==> flow/design.v <==
package cordic_pkg;
    localparam int XY_W = 16;
    localparam int ANGLE_W = 32;
    localparam int MAX_ITER = 32;  
    localparam logic signed [31:0] ANG_PI = 32'sh8000_0000;
    localparam logic signed [31:0] ANG_PI_2 = 32'sh4000_0000;
    localparam logic signed [15:0] KINV_Q15 = 16'sd19898;  
    localparam int KINV_SHIFT = 15;
    localparam real PI = 3.14159265358979323846;
    function automatic logic signed [MAX_ITER-1:0] atan_lut(input int unsigned idx);
        case (idx)
          0: atan_lut = 32'sh2000_0000;
          1: atan_lut = 32'sh12E4_051D;
          2: atan_lut = 32'sh09FB_385B;
          3: atan_lut = 32'sh0511_11D4;
          4: atan_lut = 32'sh028B_0D43;
          5: atan_lut = 32'sh0145_77E1;
          6: atan_lut = 32'sh00A2_EC1E;
          7: atan_lut = 32'sh0051_F155;
          8: atan_lut = 32'sh0028_F953;
          9: atan_lut = 32'sh0014_7E6E;
          10: atan_lut = 32'sh000A_7CC8;
          11: atan_lut = 32'sh0005_3E64;
          12: atan_lut = 32'sh0002_9F32;
          13: atan_lut = 32'sh0001_4F99;
          14: atan_lut = 32'sh0000_A7CC;
          15: atan_lut = 32'sh0000_53E6;
          default: atan_lut = 32'sd0;
        endcase
    endfunction
endpackage
module cordic_stage #(
    parameter int XYI = 19,
    parameter int ANGLE_W = 32,
    parameter int I = 0,
    parameter logic MODE = 1'b0  
)(
    input logic clk,
    input logic rst_n,
    input logic ce,
    input logic signed [XYI:0] x_in,
    input logic signed [XYI:0] y_in,
    input logic signed [ANGLE_W-1:0] z_in,
    output logic signed [XYI:0] x_out,
    output logic signed [XYI:0] y_out,
    output logic signed [ANGLE_W-1:0] z_out
);
    typedef enum logic {MODE_ROT = 1'b0, MODE_VEC = 1'b1} cordic_mode_e;
    logic signed [XYI:0] x_shr;
    logic signed [XYI:0] y_shr;
    logic signed [ANGLE_W-1:0] atan_i;
    logic dir;
    always_comb begin
        x_shr = x_in >>> I;
        y_shr = y_in >>> I;
        atan_i = $signed(cordic_pkg::atan_lut(I));
        dir = (MODE == MODE_ROT) ? z_in[ANGLE_W-1] : y_in[XYI];
    end
    always_ff @(posedge clk or negedge rst_n) begin
        if (!rst_n) begin
            x_out <= '0;
            y_out <= '0;
            z_out <= '0;
        end else if (ce) begin
            if (MODE == MODE_ROT) begin
                x_out <= dir ? (x_in + y_shr) : (x_in - y_shr);
                y_out <= dir ? (y_in - x_shr) : (y_in + x_shr);
                z_out <= dir ? (z_in + atan_i) : (z_in - atan_i);
            end else begin
                x_out <= dir ? (x_in - y_shr) : (x_in + y_shr);
                y_out <= dir ? (y_in + x_shr) : (y_in - x_shr);
                z_out <= dir ? (z_in - atan_i) : (z_in + atan_i);
            end
        end
      end
endmodule
module cordic_preproc #(
  parameter int XY_W = 16,
  parameter int XYI = 19,
  parameter int ANGLE_W = 32
)(
  input logic clk,
  input logic rst_n,
  input logic ce,
  input logic load,
  input logic signed [XY_W-1:0] x_in,
  input logic signed [XY_W-1:0] y_in,
  input logic [ANGLE_W-1:0] angle_in,
  output logic signed [XYI:0] x0,
  output logic signed [XYI:0] y0,
  output logic signed [ANGLE_W-1:0] z0
);
  logic signed [ANGLE_W-1:0] ang_s;
  logic [1:0] quadrant;
  logic signed [XYI:0] x_ext, y_ext;
  always_comb begin
    ang_s = $signed(angle_in);
    quadrant = ang_s[ANGLE_W-1 -: 2];
    x_ext = {{(XYI-XY_W+1){x_in[XY_W-1]}}, x_in};
    y_ext = {{(XYI-XY_W+1){y_in[XY_W-1]}}, y_in};
  end
  always_ff @(posedge clk or negedge rst_n) begin
    if (!rst_n) begin
      x0 <= '0;
      y0 <= '0;
      z0 <= '0;
    end else if (ce) begin
      if (load) begin
        unique case (quadrant)
          2'b00, 2'b11: begin
            x0 <= x_ext;
            y0 <= y_ext;
            z0 <= ang_s;
          end
          2'b01: begin
            x0 <= -y_ext;
            y0 <= x_ext;
            z0 <= ang_s - $signed(cordic_pkg::ANG_PI_2);
          end
          2'b10: begin
            x0 <= y_ext;
            y0 <= -x_ext;
            z0 <= ang_s + $signed(cordic_pkg::ANG_PI_2);
          end
        endcase
      end
    end
  end
endmodule
module cordic_rotator #(
    parameter int XY_W = 16,
    parameter int ANGLE_W = 32,
    parameter int ITER = 16,
    parameter int GUARD = 3,
    parameter int GAIN_COMP = 0
)(
    input logic clk,
    input logic rst_n,
    input logic in_valid,
    output logic in_ready,
    input logic signed [XY_W-1:0] x_start,
    input logic signed [XY_W-1:0] y_start,
    input logic signed [ANGLE_W-1:0] angle,
    output logic out_valid,
    input logic out_ready,
    output logic signed [XY_W-1:0] cosine,
    output logic signed [XY_W-1:0] sine
);
    logic stall;
    logic accept;
    assign stall = out_valid && !out_ready;
    assign in_ready = !stall;
    assign accept = in_valid && in_ready;
    logic [ITER:0] vld;
    always_ff @(posedge clk or negedge rst_n) begin
        if (!rst_n) begin
            vld <= '0;
        end else if (!stall) begin
            vld <= {vld[ITER-1:0], accept};
        end
    end
    assign out_valid = vld[ITER];
    localparam int XYI = XY_W + GUARD;
    logic signed [XYI:0] x0;
    logic signed [XYI:0] y0;
    logic signed [ANGLE_W-1:0] z0;
    cordic_preproc #(
        .XY_W(XY_W),
        .XYI(XYI),
        .ANGLE_W(ANGLE_W)
    ) u_preproc (
        .clk(clk),
        .rst_n(rst_n),
        .ce(!stall),
        .load(accept),
        .x_in(x_start),
        .y_in(y_start),
        .angle_in(angle),
        .x0(x0),
        .y0(y0),
        .z0(z0)
    );
    logic signed [XYI:0] x_pipe [0:ITER];
    logic signed [XYI:0] y_pipe [0:ITER];
    logic signed [ANGLE_W-1:0] z_pipe [0:ITER];
    assign x_pipe[0] = x0;
    assign y_pipe[0] = y0;
    assign z_pipe[0] = z0;
    genvar i;
    generate
        for (i = 0; i < ITER; i++) begin : STG
            cordic_stage #(
                .XYI(XYI),
                .ANGLE_W(ANGLE_W),
                .I(i),
                .MODE(1'b0) 
            ) u_stage (
                .clk(clk),
                .rst_n(rst_n),
                .ce(!stall),
                .x_in(x_pipe[i]),
                .y_in(y_pipe[i]),
                .z_in(z_pipe[i]),
                .x_out(x_pipe[i+1]),
                .y_out(y_pipe[i+1]),
                .z_out(z_pipe[i+1])
            );
         end
    endgenerate
    logic signed [XYI:0] cos_raw, sin_raw;
    assign cos_raw = x_pipe[ITER];
    assign sin_raw = y_pipe[ITER];
    localparam int MULT_W = (XYI+1) + 16;
    logic signed [MULT_W-1:0] cos_prod, sin_prod;
    logic signed [XYI:0] cos_sc, sin_sc;
    always_comb begin
        cos_prod = $signed(cos_raw) * $signed(cordic_pkg::KINV_Q15);
        sin_prod = $signed(sin_raw) * $signed(cordic_pkg::KINV_Q15);
        cos_sc = $signed(cos_prod >>> cordic_pkg::KINV_SHIFT);
        sin_sc = $signed(sin_prod >>> cordic_pkg::KINV_SHIFT);
    end
    logic signed [XYI:0] cos_sel, sin_sel;
    always_comb begin
      if (GAIN_COMP) begin
        cos_sel = cos_sc;
        sin_sel = sin_sc;
      end else begin
        cos_sel = cos_raw;
        sin_sel = sin_raw;
      end
    end
    assign cosine = cos_sel[XY_W-1:0];
    assign sine = sin_sel[XY_W-1:0];
endmodule
module cordic_rot_top (
    input logic clk,
    input logic rst_n,
    input logic in_valid,
    output logic in_ready,
    input logic signed [15:0] x_start,
    input logic signed [15:0] y_start,
    input logic signed [31:0] angle,
    output logic out_valid,
    input logic out_ready,
    output logic signed [15:0] cosine,
    output logic signed [15:0] sine
);
    cordic_rotator #(
        .XY_W(16),
        .ANGLE_W(32),
        .ITER(16),
        .GUARD(3),
        .GAIN_COMP(1)
    ) u_rot (
        .clk(clk),
        .rst_n(rst_n),
        .in_valid(in_valid),
        .in_ready(in_ready),
        .x_start(x_start),
        .y_start(y_start),
        .angle(angle),
        .out_valid(out_valid),
        .out_ready(out_ready),
        .cosine(cosine),
        .sine(sine)
    );
endmodule
; ---- From RTL to reports: cordic_rot_top
; The steps from the RTL of cordic_rot_top to its reports follow in flow order.
; Line numbers count from 1 in the design file above.
; Operators carry their Yosys type and port widths (W data, S select, Z words).
; Cell names lack the library's common part.
; A cell with -- has no value.
[inputs]
design = cordic_rot_top
clock_port = clk
library = sky130hd
pvt_corner = tt_025C_1v80

; ---- Word-level counts
; Counts by Yosys on the flattened word-level netlist (proc, flatten, opt, wreduce). Print and check cells are left out. Cells with the same type and inputs are merged into one.
[classes]
n_addsub = 97
mul = 2
reduce_and_logical = 7
bitwise = 1
shifts = 0
div = 0
cmp = 0
equal = 3
mux = 50
[op_table]
columns = operator, n
row1 = $mul A20 B15 Y30 const B, 2
row2 = $mux W20, 32
row3 = $mux W32, 15
row4 = $pmux W20 S3, 2
row5 = $pmux W32 S3, 1
row6 = $neg A16 Y20, 2
row7 = $add A20 B10 Y20, 2
row8 = $sub A20 B10 Y20, 2
row9 = $add A20 B11 Y20, 2
row10 = $sub A20 B11 Y20, 2
row11 = $add A20 B12 Y20, 2
row12 = $sub A20 B12 Y20, 2
row13 = $add A20 B13 Y20, 2
row14 = $sub A20 B13 Y20, 2
row15 = $add A20 B14 Y20, 2
row16 = $sub A20 B14 Y20, 2
row17 = $add A20 B15 Y20, 2
row18 = $sub A20 B15 Y20, 2
row19 = $add A20 B16 Y20, 2
row20 = $sub A20 B16 Y20, 2
row21 = $add A20 B17 Y20, 2
row22 = $sub A20 B17 Y20, 2
row23 = $add A20 B18 Y20, 2
row24 = $sub A20 B18 Y20, 2
row25 = $add A20 B19 Y20, 2
row26 = $sub A20 B19 Y20, 2
row27 = $sub A20 B20 Y20, 2
row28 = $add A20 B5 Y20, 2
; Other operator kinds: 50; their cells: 62.
[word_totals]
ff_bits = 1209
latch_bits = 0
mem_bits_rw = 0
memories = 0
in_bits = 68
word_cells = 211
clocked_rd_ports_x_width = 0
romBits = 0
output_inout_bits = 34

; ---- Logic depth
; Longest topological path by Yosys (ltp), each cell counted once; first at word level (registers and memories cut), then after technology mapping (sequential cells cut; the memories' decode and read muxes count).
[logic_depth]
word_depth = 5
abc_area = 0
mapped_depth = 23

; ---- Synthesis result
; Yosys stat after the flow's synthesis: flattened, memories mapped to cells. It holds for the ABC_AREA given above (unset counts as 0); a run with the other value may have another netlist.
; The area totals of this step are shown rounded.
[synth_totals]
yosys_area_um2 = 106000
flip_flops = 1175
cell_count = 12675
sequential_area_um2 = 29400
n_buf = 371
[by_type]
columns = type, n
row1 = dfrtp_1, 1175
row2 = ha_1, 1362
row3 = a21oi_1, 1421
row4 = xnor2_1, 709
row5 = fa_1, 256
row6 = nand2_1, 1311
row7 = o21ai_0, 911
row8 = nor2_1, 1210
row9 = xor2_1, 509
row10 = inv_1, 815
row11 = a21o_1, 336
row12 = nor3_1, 303
row13 = clkbuf_1, 341
row14 = nand2b_1, 176
row15 = o21bai_1, 134
row16 = o21a_1, 127
row17 = o31ai_1, 118
row18 = nand3_1, 165
; Not listed: further types 72, cells in them 1296.
; By module: a second synthesis without flattening, with its own total; a netlist apart from the flattened one above.
[hier_totals]
hier_cells = 13904
hier_area_um2 = 123000
; Rows give one instance, submodules left out.
[by_module]
columns = mod, n_cells, n_inst, mod_seq_area_um2, mod_area_um2
row1 = cordic_rotator, 1154, 1, 425, 11500
row2 = cordic_stage, 837, 1, 1800, 7130
row3 = cordic_stage, 827, 1, 1800, 7080
row4 = cordic_stage, 809, 1, 1800, 7050
row5 = cordic_stage, 809, 1, 1800, 7010
row6 = cordic_stage, 810, 1, 1800, 6930
row7 = cordic_stage, 827, 1, 1800, 6870
row8 = cordic_stage, 790, 1, 1800, 6800
row9 = cordic_stage, 770, 1, 1800, 6780
row10 = cordic_stage, 783, 1, 1800, 6760
row11 = cordic_stage, 744, 1, 1800, 6720
row12 = cordic_stage, 784, 1, 1800, 6690
row13 = cordic_stage, 749, 1, 1800, 6610
row14 = cordic_stage, 713, 1, 1800, 6470
; Modules not listed: 5.

; ---- Worst setup path after synthesis
; Source: OpenSTA report_checks on the synthesized netlist (no wires, ideal clock, input and output delay 20% of the period each), path of least setup slack; recovery checks are left aside. Register names are those of the netlist, which keeps one name where synthesis merged equal registers.
[synth_path]
kind = register to output
start = register u_rot.STG[15].u_stage.x_out[5]
end = output port cosine[15]
required_time_ps = 6800
slack_ps = 990
period_ps = 8500
driving_pins = 24
n_path_buf = 0
arrival_ps = 5810
delay_ps = 5810
period_less_setup_slack_ps = 7510
; "delay_ps" is the arrival time less input delay plus setup time.
; At an output port there is no setup time.
; "driving_pins": output pins that drive a net of the path, with the launching flip-flop's if there is one; two outputs of one cell count as two.
; "period_less_setup_slack_ps" = period - worst setup slack (recovery checks aside). The figure is calculated, with input and output delays left at 20% of the set period.
; Between the ends stands the longest chain of elaborated cells between them, by number of cells; it is not shown to be the way that was timed. Of several equally long chains one is given.
; A line is the first line of the expression or statement that the cell stems from. Yosys adds cells for indexed reads and writes and turns some case tables into memories.
; At most two assigning lines are given for a register; there are more.
[synth_between]
path_cell_list = dfrtp_1 > ha_1 > xor2_1 > ha_1 > a21oi_1 > fa_1 > fa_1 > inv_1 > fa_1 > inv_1 > fa_1 > inv_1 > ha_1 > a21o_1 > a21o_1 > a21oi_1 > o21ai_0 > inv_1 > a21oi_1 > o41ai_1 > o211ai_1 > o41ai_1 > o21ba_2 > xnor2_1
elab_chain_cells = 1
cone_cells = 1
lines_between = 1
classes_between = 1 x mul
[synth_rtl]
columns = element, line_no
row1 = from (decl), 44  ; output logic signed [XYI:0] x_out,
row2 = from (assign), 66  ; x_out <= dir ? (x_in + y_shr) : (x_in - y_shr);
row3 = from (assign), 70  ; x_out <= dir ? (x_in - y_shr) : (x_in + y_shr);
row4 = $mul A20 B15 Y30, 217  ; cos_prod = $signed(cos_raw) * $signed(cordic_pkg::KINV_Q15);
row5 = to (decl), 245  ; output logic signed [15:0] cosine,

; ---- Timing after layout
; From the final timing report of record 1: the path of least setup slack in the routed layout; clock arrival at registers is part of the times.
; The path's times are printed in steps of 10 ps; the period is the one set.
[layout_path]
kind = register to output
start = register u_rot.STG[15].u_stage.x_out[8]
end = output port cosine[15]
driving_pins = 25
n_path_buf = 2
required_time_ps = 6710
slack_ps = 220
period_ps = 8390
arrival_ps = 6490
; Between the ends stands the longest chain of elaborated cells between them, by number of cells; it is not shown to be the way that was timed. Of several equally long chains one is given.
; At most two assigning lines are given for a register; there are more.
[layout_between]
path_cell_list = dfrtp_2 > ha_4 > xor2_2 > xnor2_1 > fa_1 > inv_1 > fa_1 > fa_1 > inv_1 > fa_1 > inv_2 > ha_4 > a21o_1 > a21o_1 > a21oi_2 > o21ai_4 > inv_2 > a21oi_4 > o41ai_4 > o211ai_1 > o41ai_2 > buf_4 > o21ba_4 > xnor2_2 > buf_2
elab_chain_cells = 1
cone_cells = 1
lines_between = 1
classes_between = 1 x mul
[layout_rtl]
columns = element, line_no
row1 = from (decl), 44  ; output logic signed [XYI:0] x_out,
row2 = from (assign), 66  ; x_out <= dir ? (x_in + y_shr) : (x_in - y_shr);
row3 = from (assign), 70  ; x_out <= dir ? (x_in - y_shr) : (x_in + y_shr);
row4 = $mul A20 B15 Y30, 217  ; cos_prod = $signed(cos_raw) * $signed(cordic_pkg::KINV_Q15);
row5 = to (decl), 245  ; output logic signed [15:0] cosine,

; Module cordic_rot_top, platform sky130hd: 3 stored runs of the flow (Yosys, OpenROAD) with differing settings, in no particular order. Input and output delays are each 20% of the period that was set; the output load is 0.01 pF.
; Measured values are rounded.

[record 1: settings]
SETUP_SLACK_MARGIN = 2.42
period_ns = 8.39
CAP_MARGIN = 20
CORE_MARGIN = 2
CORE_UTILIZATION = 40
SLEW_MARGIN = 20
[record 1: results]
synth_area_um2 = 106000
die_area_um2 = 270000
stdcell_area_um2 = 118000
finish.utilization_frac = 0.446
timing.setup.ws_ps = 223
tns_ps = 0
ws_hold_ps = 465

[record 2: settings]
period_ns = 7.4
CAP_MARGIN = 20
CORE_MARGIN = 2
CORE_UTILIZATION = 40
SLEW_MARGIN = 20
[record 2: results]
synth_area_um2 = 106000
die_area_um2 = 270000
stdcell_area_um2 = 119000
finish.utilization_frac = 0.449
timing.setup.ws_ps = -508
tns_ps = -5890
ws_hold_ps = 454

[record 3: settings]
CORE_ASPECT_RATIO = 0.61
GPL_TIMING_DRIVEN = 0
MAX_ROUTING_LAYER = met4
period_ns = 8.5
CAP_MARGIN = 20
CORE_MARGIN = 2
CORE_UTILIZATION = 40
SLEW_MARGIN = 20
[record 3: results]
synth_area_um2 = 106000
die_area_um2 = 270000
stdcell_area_um2 = 118000
finish.utilization_frac = 0.449
timing.setup.ws_ps = 134
tns_ps = 0
ws_hold_ps = 469
